==> flow/design.v <==
`timescale 1ns / 1ps
module AHB_Mul(  
    input HCLK,
    input HRESETn,
    input [31:0]M_AHB_0_haddr,
    input [2:0]M_AHB_0_hburst,
    input M_AHB_0_hmastlock,
    input [3:0]M_AHB_0_hprot,
    output reg [31:0]M_AHB_0_hrdata,
    output M_AHB_0_hready,
    output M_AHB_0_hresp,
    input [2:0]M_AHB_0_hsize,
    input [1:0]M_AHB_0_htrans,
    input [31:0]M_AHB_0_hwdata,
    input M_AHB_0_hwrite,
    output[3:0] led 
    );
    assign M_AHB_0_hready = 1'b1;
    assign M_AHB_0_hresp = 1'b0;
    reg [31:0] mem_A;    
    reg [31:0] mem_B;    
    reg [31:0] mem_C;    
    reg [31:0] mem_D;    
    reg [31:0] mem_E;    
    reg [31:0] mem_F;    
    reg [31:0] mem_G;    
    reg [31:0] mem_H;    
    reg[31:0] mem_I;   
    reg [1:0]   w_ctrl;  
    reg [1:0]   r_ctrl;  
    reg [3:0]   w_addr;  
    reg [3:0]   r_addr;  
    assign led[3:0] = mem_A[3:0];  
    always@(posedge HCLK)
    begin 
        if(!HRESETn)
        begin
            w_ctrl <= 2'b00;
            w_addr <= 4'h0;
        end
        else if(M_AHB_0_hwrite == 1'b1) 
        begin
        case(M_AHB_0_htrans)
            2'b00 :  
            begin
                w_ctrl <= 2'b00;
            end
            2'b01 :  
            begin
                w_ctrl <= 2'b01;
            end
            2'b10 :  
            begin
                w_ctrl <= 2'b10;
                w_addr <= M_AHB_0_haddr[5:2];
            end
            2'b11 :  
            begin
                w_ctrl <= 2'b11;
                w_addr <= M_AHB_0_haddr[5:2];
            end
        endcase
        end
        else
        begin
            w_ctrl <= 2'b00;  
        end
   end
    always@(posedge HCLK)  
    begin
    if(!HRESETn)
    begin
        mem_A <= 32'h0;
        mem_B <= 32'h0;
        mem_C <= 32'h0;
        mem_D <= 32'h0;
        mem_E <= 32'h0;
        mem_F <= 32'h0;
        mem_G <= 32'h0;
        mem_H <= 32'h0;
    end
    else
    case(w_ctrl)
        2'b00:  
        begin        
        end
        2'b01:  
        begin
        end
        2'b10:  
        begin
        case(w_addr)
            4'h0 : mem_A <= M_AHB_0_hwdata;
            4'h1 : mem_B <= M_AHB_0_hwdata;
            4'h2 : mem_C <= M_AHB_0_hwdata;
            4'h3 : mem_D <= M_AHB_0_hwdata;
            4'h4 : mem_E <= M_AHB_0_hwdata;
            4'h5 : mem_F <= M_AHB_0_hwdata;
            4'h6 : mem_G <= M_AHB_0_hwdata;
            4'h7 : mem_H <= M_AHB_0_hwdata;
        endcase
        end
        2'b11:  
        begin
        case(w_addr)
            4'h0 : mem_A <= M_AHB_0_hwdata;
            4'h1 : mem_B <= M_AHB_0_hwdata;
            4'h2 : mem_C <= M_AHB_0_hwdata;
            4'h3 : mem_D <= M_AHB_0_hwdata;
            4'h4 : mem_E <= M_AHB_0_hwdata;
            4'h5 : mem_F <= M_AHB_0_hwdata;
            4'h6 : mem_G <= M_AHB_0_hwdata;
            4'h7 : mem_H <= M_AHB_0_hwdata;
        endcase
        end
    endcase
    end
    always@(posedge HCLK) begin
        if (!HRESETn) begin
            r_ctrl <= 2'b00;
            r_addr <= 4'h0;
        end
        else if (M_AHB_0_hwrite == 1'b0) begin  
            case(M_AHB_0_htrans)
                2'b00 : r_ctrl <= 2'b00; 
                2'b01 : r_ctrl <= 2'b01; 
                2'b10 : 
                    begin
                        r_ctrl <= 2'b10; 
                        r_addr <= M_AHB_0_haddr[5:2];
                    end
                2'b11 :
                    begin
                        r_ctrl <= 2'b11; 
                        r_addr <= M_AHB_0_haddr[5:2];
                    end
            endcase
        end
        else begin
            r_ctrl <= 2'b00;  
        end
    end
    always@(*) begin
        case(r_addr)
            4'h0 : M_AHB_0_hrdata = mem_A;
            4'h1 : M_AHB_0_hrdata = mem_B;
            4'h2 : M_AHB_0_hrdata = mem_C;
            4'h3 : M_AHB_0_hrdata = mem_D;
            4'h4 : M_AHB_0_hrdata = mem_E;
            4'h5 : M_AHB_0_hrdata = mem_F;
            4'h6 : M_AHB_0_hrdata = mem_G;
            4'h7 : M_AHB_0_hrdata = mem_H;
            4'h8 : M_AHB_0_hrdata = mem_I;
            default : M_AHB_0_hrdata = 32'h0;
        endcase
    end
    always@(posedge HCLK) begin
        if (!HRESETn) begin
            mem_I <= 32'h1;
        end
        else
        case(w_ctrl) 
        2'b00 : begin end  
        2'b01 : begin end  
        2'b10 , 2'b11 : begin  
            case(w_addr)
                4'h0 : mem_I <= mem_I * M_AHB_0_hwdata;
                4'h1 : mem_I <= mem_I * M_AHB_0_hwdata;
                4'h2 : mem_I <= mem_I * M_AHB_0_hwdata;
                4'h3 : mem_I <= mem_I * M_AHB_0_hwdata;
                4'h4 : mem_I <= mem_I * M_AHB_0_hwdata;
                4'h5 : mem_I <= mem_I * M_AHB_0_hwdata;
                4'h6 : mem_I <= mem_I * M_AHB_0_hwdata;
                4'h7 : mem_I <= mem_I * M_AHB_0_hwdata;
                4'h8 : mem_I <= M_AHB_0_hwdata;
            endcase
        end
        endcase
    end
endmodule
Lab notebook: AHB_Mul

Reports on AHB_Mul

Module AHB_Mul before and after one edit of its RTL, step after step.
Lines under "unedited" count in the file above, lines under "edited" in the edited file.
"change" is "edited" less "unedited", of the values as shown.
Operators carry their Yosys type and port widths (W data, S select, Z words).
Cell names lack the library's common part.
Not given: --

Top module: AHB_Mul
Clock port: HCLK
Standard-cell library: sky130hd
Corner: tt_025C_1v80

Edit of the RTL

The edit as a unified diff against the file above.
The edit is scripted: it alters the design's behaviour and was not made to optimise anything.

```diff
@@ -11,9 +11,11 @@
     output M_AHB_0_hresp,
     input [2:0]M_AHB_0_hsize,
-    input [1:0]M_AHB_0_htrans,
+    input [1:0]M_AHB_0_htrans_i,
     input [31:0]M_AHB_0_hwdata,
     input M_AHB_0_hwrite,
     output[3:0] led 
     );
+    reg [1:0] M_AHB_0_htrans;
+    always @(posedge HCLK) M_AHB_0_htrans <= M_AHB_0_htrans_i;
     assign M_AHB_0_hready = 1'b1;
     assign M_AHB_0_hresp = 1'b0;
```

After elaboration

Counts by Yosys on the flattened word-level netlist (proc, flatten, opt, wreduce; memories kept). Register bits leave out memories and registers merged into their read ports (data or address). Print and check cells are left out.

Cells by class:

| element                          | unedited | edited | change |
| bitwise operators                | 1        | 1      | 0 |
| reductions and logical operators | 20       | 20     | 0 |
| multiplexer cells                | 19       | 19     | 0 |
| eq/ne operators                  | 29       | 29     | 0 |
| multiply operators               | 1        | 1      | 0 |

Operator list:

| kind                 | unedited | edited | change |
| $mux W32             | 16       | 16     | 0 |
| $reduce_and A2 Y1    | 12       | 12     | 0 |
| $eq A4 B3 Y1 const B | 8        | 8      | 0 |
| $ne A2 B1 Y1 const B | 8        | 8      | 0 |
| $eq A2 B2 Y1 const B | 4        | 4      | 0 |
| $eq A4 B2 Y1 const B | 4        | 4      | 0 |
| $eq A4 B1 Y1 const B | 2        | 2      | 0 |
| $eq A4 B4 Y1 const B | 2        | 2      | 0 |
| $logic_not A4 Y1     | 2        | 2      | 0 |
| $reduce_bool A2 Y1   | 2        | 2      | 0 |
| $reduce_or A2 Y1     | 2        | 2      | 0 |
| $eq A2 B1 Y1 const B | 1        | 1      | 0 |
| $logic_not A2 Y1     | 1        | 1      | 0 |
| $mul A32 B32 Y32     | 1        | 1      | 0 |
| $not A1 Y1           | 1        | 1      | 0 |
| $pmux W2 S4          | 1        | 1      | 0 |
| $pmux W32 S2         | 1        | 1      | 0 |
| $pmux W32 S9         | 1        | 1      | 0 |
| $reduce_or A8 Y1     | 1        | 1      | 0 |

Word-level totals:

| element                    | unedited | edited | change |
| register bits              | 298      | 300    | +2 |
| output and inout port bits | 38       | 38     | 0 |
| bits of input ports        | 80       | 80     | 0 |

Logic depth

Longest topological path by Yosys (ltp), each cell counted once; first at word level (registers and memories cut), then after technology mapping (sequential cells cut; the memories' decode and read muxes count).

Depth:

| element               | unedited | edited | change |
| word-level depth      | 4        | 4      | 0 |
| ABC_AREA              | 0        | 0      | -- |
| depth in mapped cells | 27       | 28     | +1 |

After synthesis

Yosys stat after the flow's synthesis: flattened, memories mapped to cells. It holds for the ABC_AREA given above (unset counts as 0); a run with the other value may have another netlist.

Cell types:

| cell     | unedited | edited | change |
| a21oi_1  | 293      | 35     | -258 |
| a21boi_0 | 14       | 262    | +248 |
| nor2_1   | 55       | 20     | -35 |
| a311oi_1 | 15       | 0      | -15 |
| o211a_1  | 0        | 15     | +15 |
| o211ai_1 | 4        | 17     | +13 |
| clkbuf_1 | 251      | 239    | -12 |
| buf_2    | 0        | 10     | +10 |
| a21boi_1 | 0        | 9      | +9 |
| buf_1    | 7        | 15     | +8 |
| nand3_1  | 30       | 37     | +7 |
| nor3_1   | 18       | 11     | -7 |
| and3_1   | 19       | 14     | -5 |
| o22ai_1  | 16       | 11     | -5 |
| nor2b_1  | 3        | 8      | +5 |
| a31oi_1  | 2        | 7      | +5 |
| o21ai_1  | 1        | 6      | +5 |
| o21a_1   | 9        | 5      | -4 |

Not every row of either side is listed.

Mapped netlist:

| element                        | unedited | edited   | change |
| buffers                        | 264      | 270      | +6 |
| flip-flops                     | 298      | 300      | +2 |
| cells in the netlist           | 3,391    | 3,380    | -11 |
| area of sequential cells (µm²) | 5,965.7  | 6,005.8  | +40.1 |
| mapped area (µm²)              | 28,155.8 | 28,901.5 | +745.7 |

Path before layout

Source: OpenSTA report_checks on the synthesized netlist (no wires, ideal clock, input and output delay 20% of the period each), path of least setup slack; recovery checks are left aside. Register names are those of the netlist, which keeps one name where synthesis merged equal registers.

Path after synthesis:

| element                       | unedited             | edited               | change |
| kind                          | input to register    | input to register    | -- |
| start point                   | in M_AHB_0_hwdata[2] | in M_AHB_0_hwdata[2] | -- |
| end point                     | reg mem_I[28]        | reg mem_I[30]        | -- |
| buffers on the path           | 2                    | 2                    | 0 |
| delay of the path (ps)        | 6,583                | 6,502                | -81 |
| period (ps)                   | 10,000               | 10,000               | 0 |
| library setup time (ps)       | 115                  | 120                  | +5 |
| input delay (ps)              | 2,000                | 2,000                | 0 |
| time at the first pin (ps)    | 2,000                | 2,000                | 0 |
| required time (ps)            | 9,885                | 9,880                | -5 |
| path slack (ps)               | 1,418                | 1,498                | +80 |
| stages on the path            | 22                   | 25                   | +3 |
| arrival (ps)                  | 8,468                | 8,382                | -86 |
| synthesis period reached (ps) | 8,582                | 8,502                | -80 |

"delay of the path" is the arrival time less input delay plus setup time.
"stages on the path" counts driving pins, that of a launching flip-flop among them; a cell with two outputs on the path counts twice.
"synthesis period reached" = period - worst setup slack (recovery checks aside). The figure is calculated, with input and output delays left at 20% of the set period.
The rows between start and end are the longest chain of elaborated cells between them; the timing report does not say that the signal goes this way. Where chains are equally long, one stands for them.
Each line given opens the expression or statement behind the cell; cells for indexed reads and writes are added by Yosys, which also makes memories of some case tables.
A register here has more assigning lines than the two given.

Between the ends, after synthesis, unedited:
Path through: clkbuf_1 > clkbuf_1 > and2_1 > fa_1 > inv_1 > fa_1 > fa_1 > fa_1 > inv_1 > fa_1 > inv_1 > fa_1 > inv_1 > fa_1 > fa_1 > ha_1 > nand3_1 > or4_1 > o211ai_1 > nand2_1 > mux2_2 > a2111oi_0
Length of the longest elaborated chain: 2
Elaborated cells on any way between the ends: 2
Classes of those cells: mul: 1; mux: 1

RTL lines, path after synthesis, unedited:

| element          | RTL line | RTL |
| start, declared  | 14       | `input [31:0]M_AHB_0_hwdata,` |
| $mul A32 B32 Y32 | 174      | `4'h7 : mem_I <= mem_I * M_AHB_0_hwdata;` |
| $pmux W32 S2     | 166      | `case(w_addr)` |
| end, assigned    | 167      | `4'h0 : mem_I <= mem_I * M_AHB_0_hwdata;` |
| end, assigned    | 168      | `4'h1 : mem_I <= mem_I * M_AHB_0_hwdata;` |
| end, declared    | 28       | `reg[31:0] mem_I;` |

Between the ends, after synthesis, edited:
Path through: clkbuf_1 > clkbuf_1 > and2_1 > fa_1 > inv_1 > fa_1 > fa_1 > fa_1 > inv_1 > fa_1 > inv_1 > fa_1 > inv_1 > fa_1 > fa_1 > ha_1 > a21o_1 > a21oi_1 > o21ai_0 > and3_1 > a2111oi_2 > o31ai_1 > xor2_1 > a221oi_2 > nor2b_1
Length of the longest elaborated chain: 2
Elaborated cells on any way between the ends: 2
Classes of those cells: mul: 1; mux: 1

RTL lines, path after synthesis, edited:

| element          | RTL line | RTL |
| start, declared  | 14       | `input [31:0]M_AHB_0_hwdata,` |
| $mul A32 B32 Y32 | 176      | `4'h7 : mem_I <= mem_I * M_AHB_0_hwdata;` |
| $pmux W32 S2     | 168      | `case(w_addr)` |
| end, assigned    | 169      | `4'h0 : mem_I <= mem_I * M_AHB_0_hwdata;` |
| end, assigned    | 170      | `4'h1 : mem_I <= mem_I * M_AHB_0_hwdata;` |
| end, declared    | 30       | `reg[31:0] mem_I;` |

Path in the finished layout

Path of least setup slack in the final report of the runs of pair A (OpenROAD, finished layout, wires in). Where an end is a register, its clock arrival counts in the times.
The path's times are printed in steps of 10 ps; the period is the one set.

Path post-layout:

| element                    | unedited             | edited               | change |
| kind                       | input to register    | input to register    | -- |
| start point                | in M_AHB_0_hwdata[6] | in M_AHB_0_hwdata[2] | -- |
| end point                  | reg mem_I[31]        | reg mem_I[30]        | -- |
| stages on the path         | 22                   | 24                   | +2 |
| arrival (ps)               | 9,600                | 9,360                | -240 |
| input delay (ps)           | 2,000                | 2,000                | 0 |
| period (ps)                | 10,000               | 10,000               | 0 |
| required time (ps)         | 10,450               | 10,470               | +20 |
| buffers on the path        | 2                    | 1                    | -1 |
| time at the first pin (ps) | 2,000                | 2,000                | 0 |
| path slack (ps)            | 860                  | 1,120                | +260 |
| library setup time (ps)    | 140                  | 110                  | -30 |

The rows between start and end are the longest chain of elaborated cells between them; the timing report does not say that the signal goes this way. Where chains are equally long, one stands for them.
A register here has more assigning lines than the two given.

Between the ends, post-layout, unedited:
Path through: clkdlybuf4s50_1 > buf_4 > and2_1 > fa_1 > fa_1 > fa_1 > inv_1 > fa_1 > inv_1 > fa_1 > fa_1 > fa_1 > fa_1 > ha_1 > nand3_1 > nor2_1 > nor4b_1 > nor2_1 > o311ai_1 > o41ai_2 > xnor2_1 > a221oi_2
Length of the longest elaborated chain: 2
Elaborated cells on any way between the ends: 2
Classes of those cells: mul: 1; mux: 1

RTL lines, path post-layout, unedited:

| element          | RTL line | RTL |
| start, declared  | 14       | `input [31:0]M_AHB_0_hwdata,` |
| $mul A32 B32 Y32 | 174      | `4'h7 : mem_I <= mem_I * M_AHB_0_hwdata;` |
| $pmux W32 S2     | 166      | `case(w_addr)` |
| end, assigned    | 167      | `4'h0 : mem_I <= mem_I * M_AHB_0_hwdata;` |
| end, assigned    | 168      | `4'h1 : mem_I <= mem_I * M_AHB_0_hwdata;` |
| end, declared    | 28       | `reg[31:0] mem_I;` |

Between the ends, post-layout, edited:
Path through: clkdlybuf4s50_1 > and2_1 > fa_1 > inv_1 > fa_1 > fa_1 > fa_1 > inv_1 > fa_1 > inv_1 > fa_1 > inv_1 > fa_1 > fa_1 > ha_1 > a21o_1 > a21oi_1 > o21ai_0 > and3_1 > a2111oi_2 > o31ai_1 > xor2_1 > a221oi_2 > nor2b_1
Length of the longest elaborated chain: 2
Elaborated cells on any way between the ends: 2
Classes of those cells: mul: 1; mux: 1

RTL lines, path post-layout, edited:

| element          | RTL line | RTL |
| start, declared  | 14       | `input [31:0]M_AHB_0_hwdata,` |
| $mul A32 B32 Y32 | 176      | `4'h7 : mem_I <= mem_I * M_AHB_0_hwdata;` |
| $pmux W32 S2     | 168      | `case(w_addr)` |
| end, assigned    | 169      | `4'h0 : mem_I <= mem_I * M_AHB_0_hwdata;` |
| end, assigned    | 170      | `4'h1 : mem_I <= mem_I * M_AHB_0_hwdata;` |
| end, declared    | 30       | `reg[31:0] mem_I;` |

Flow runs

Runs of the flow (Yosys, OpenROAD) on both versions; the two runs of a pair have the same settings. The constraints put input and output delay at 20% of the set period each and load the outputs with 0.01 pF.

Settings, pair A:
CORE_UTILIZATION: 40
PLACE_DENSITY: 0.6
period_ns: 10.0
CAP_MARGIN: 20
CORE_MARGIN: 2
SLEW_MARGIN: 20

Measured results, pair A:

| element                                      | unedited | edited   | change |
| period reached (ps)                          | 9,144    | 8,882    | -262 |
| smallest hold slack (ps)                     | 453      | 415      | -38 |
| Yosys chip area after synthesis (µm²)        | 28,155.8 | 28,901.5 | +745.7 |
| total negative slack on setup checks (ps)    | 0        | 0        | 0 |
| overall power (mW)                           | 7.891    | 6.763    | -1.128 |
| standard-cell area of the final layout (µm²) | 30,988.5 | 31,600.3 | +611.8 |
| total die area (µm²)                         | 72,527.9 | 74,419.8 | +1,891.9 |
| worst setup slack after layout (ps)          | 856      | 1,118    | +262 |
| final design utilization                     | 0.443    | 0.442    | -0.001 |

Settings, pair B:
ABC_AREA: 0
CORE_MARGIN: 6
CORE_UTILIZATION: 20
CTS_CLUSTER_SIZE: 70
GPL_TIMING_DRIVEN: 0
MAX_ROUTING_LAYER: met5
PLACE_DENSITY_LB_ADDON: 0.1
TNS_END_PERCENT: 55
period_ns: 12.0
CAP_MARGIN: 20
SLEW_MARGIN: 20

Measured results, pair B:

| element                                      | unedited  | edited    | change |
| period reached (ps)                          | 10,968    | 10,795    | -173 |
| smallest hold slack (ps)                     | 451       | 459       | +8 |
| Yosys chip area after synthesis (µm²)        | 28,155.8  | 28,901.5  | +745.7 |
| total negative slack on setup checks (ps)    | 0         | 0         | 0 |
| overall power (mW)                           | 7.514     | 6.410     | -1.104 |
| standard-cell area of the final layout (µm²) | 32,632.5  | 33,244.4  | +611.9 |
| total die area (µm²)                         | 149,928.0 | 153,774.0 | +3,846.0 |
| worst setup slack after layout (ps)          | 1,032     | 1,205     | +173 |
| final design utilization                     | 0.234     | 0.233     | -0.001 |

"period reached" = clock period - worst setup slack. The figure is calculated, with input and output delays left at 20% of the set period.
By "overall power" is meant OpenSTA's value without simulated activity: inputs other than the clock are taken to toggle once in ten clock periods, and the tool carries that through the logic.
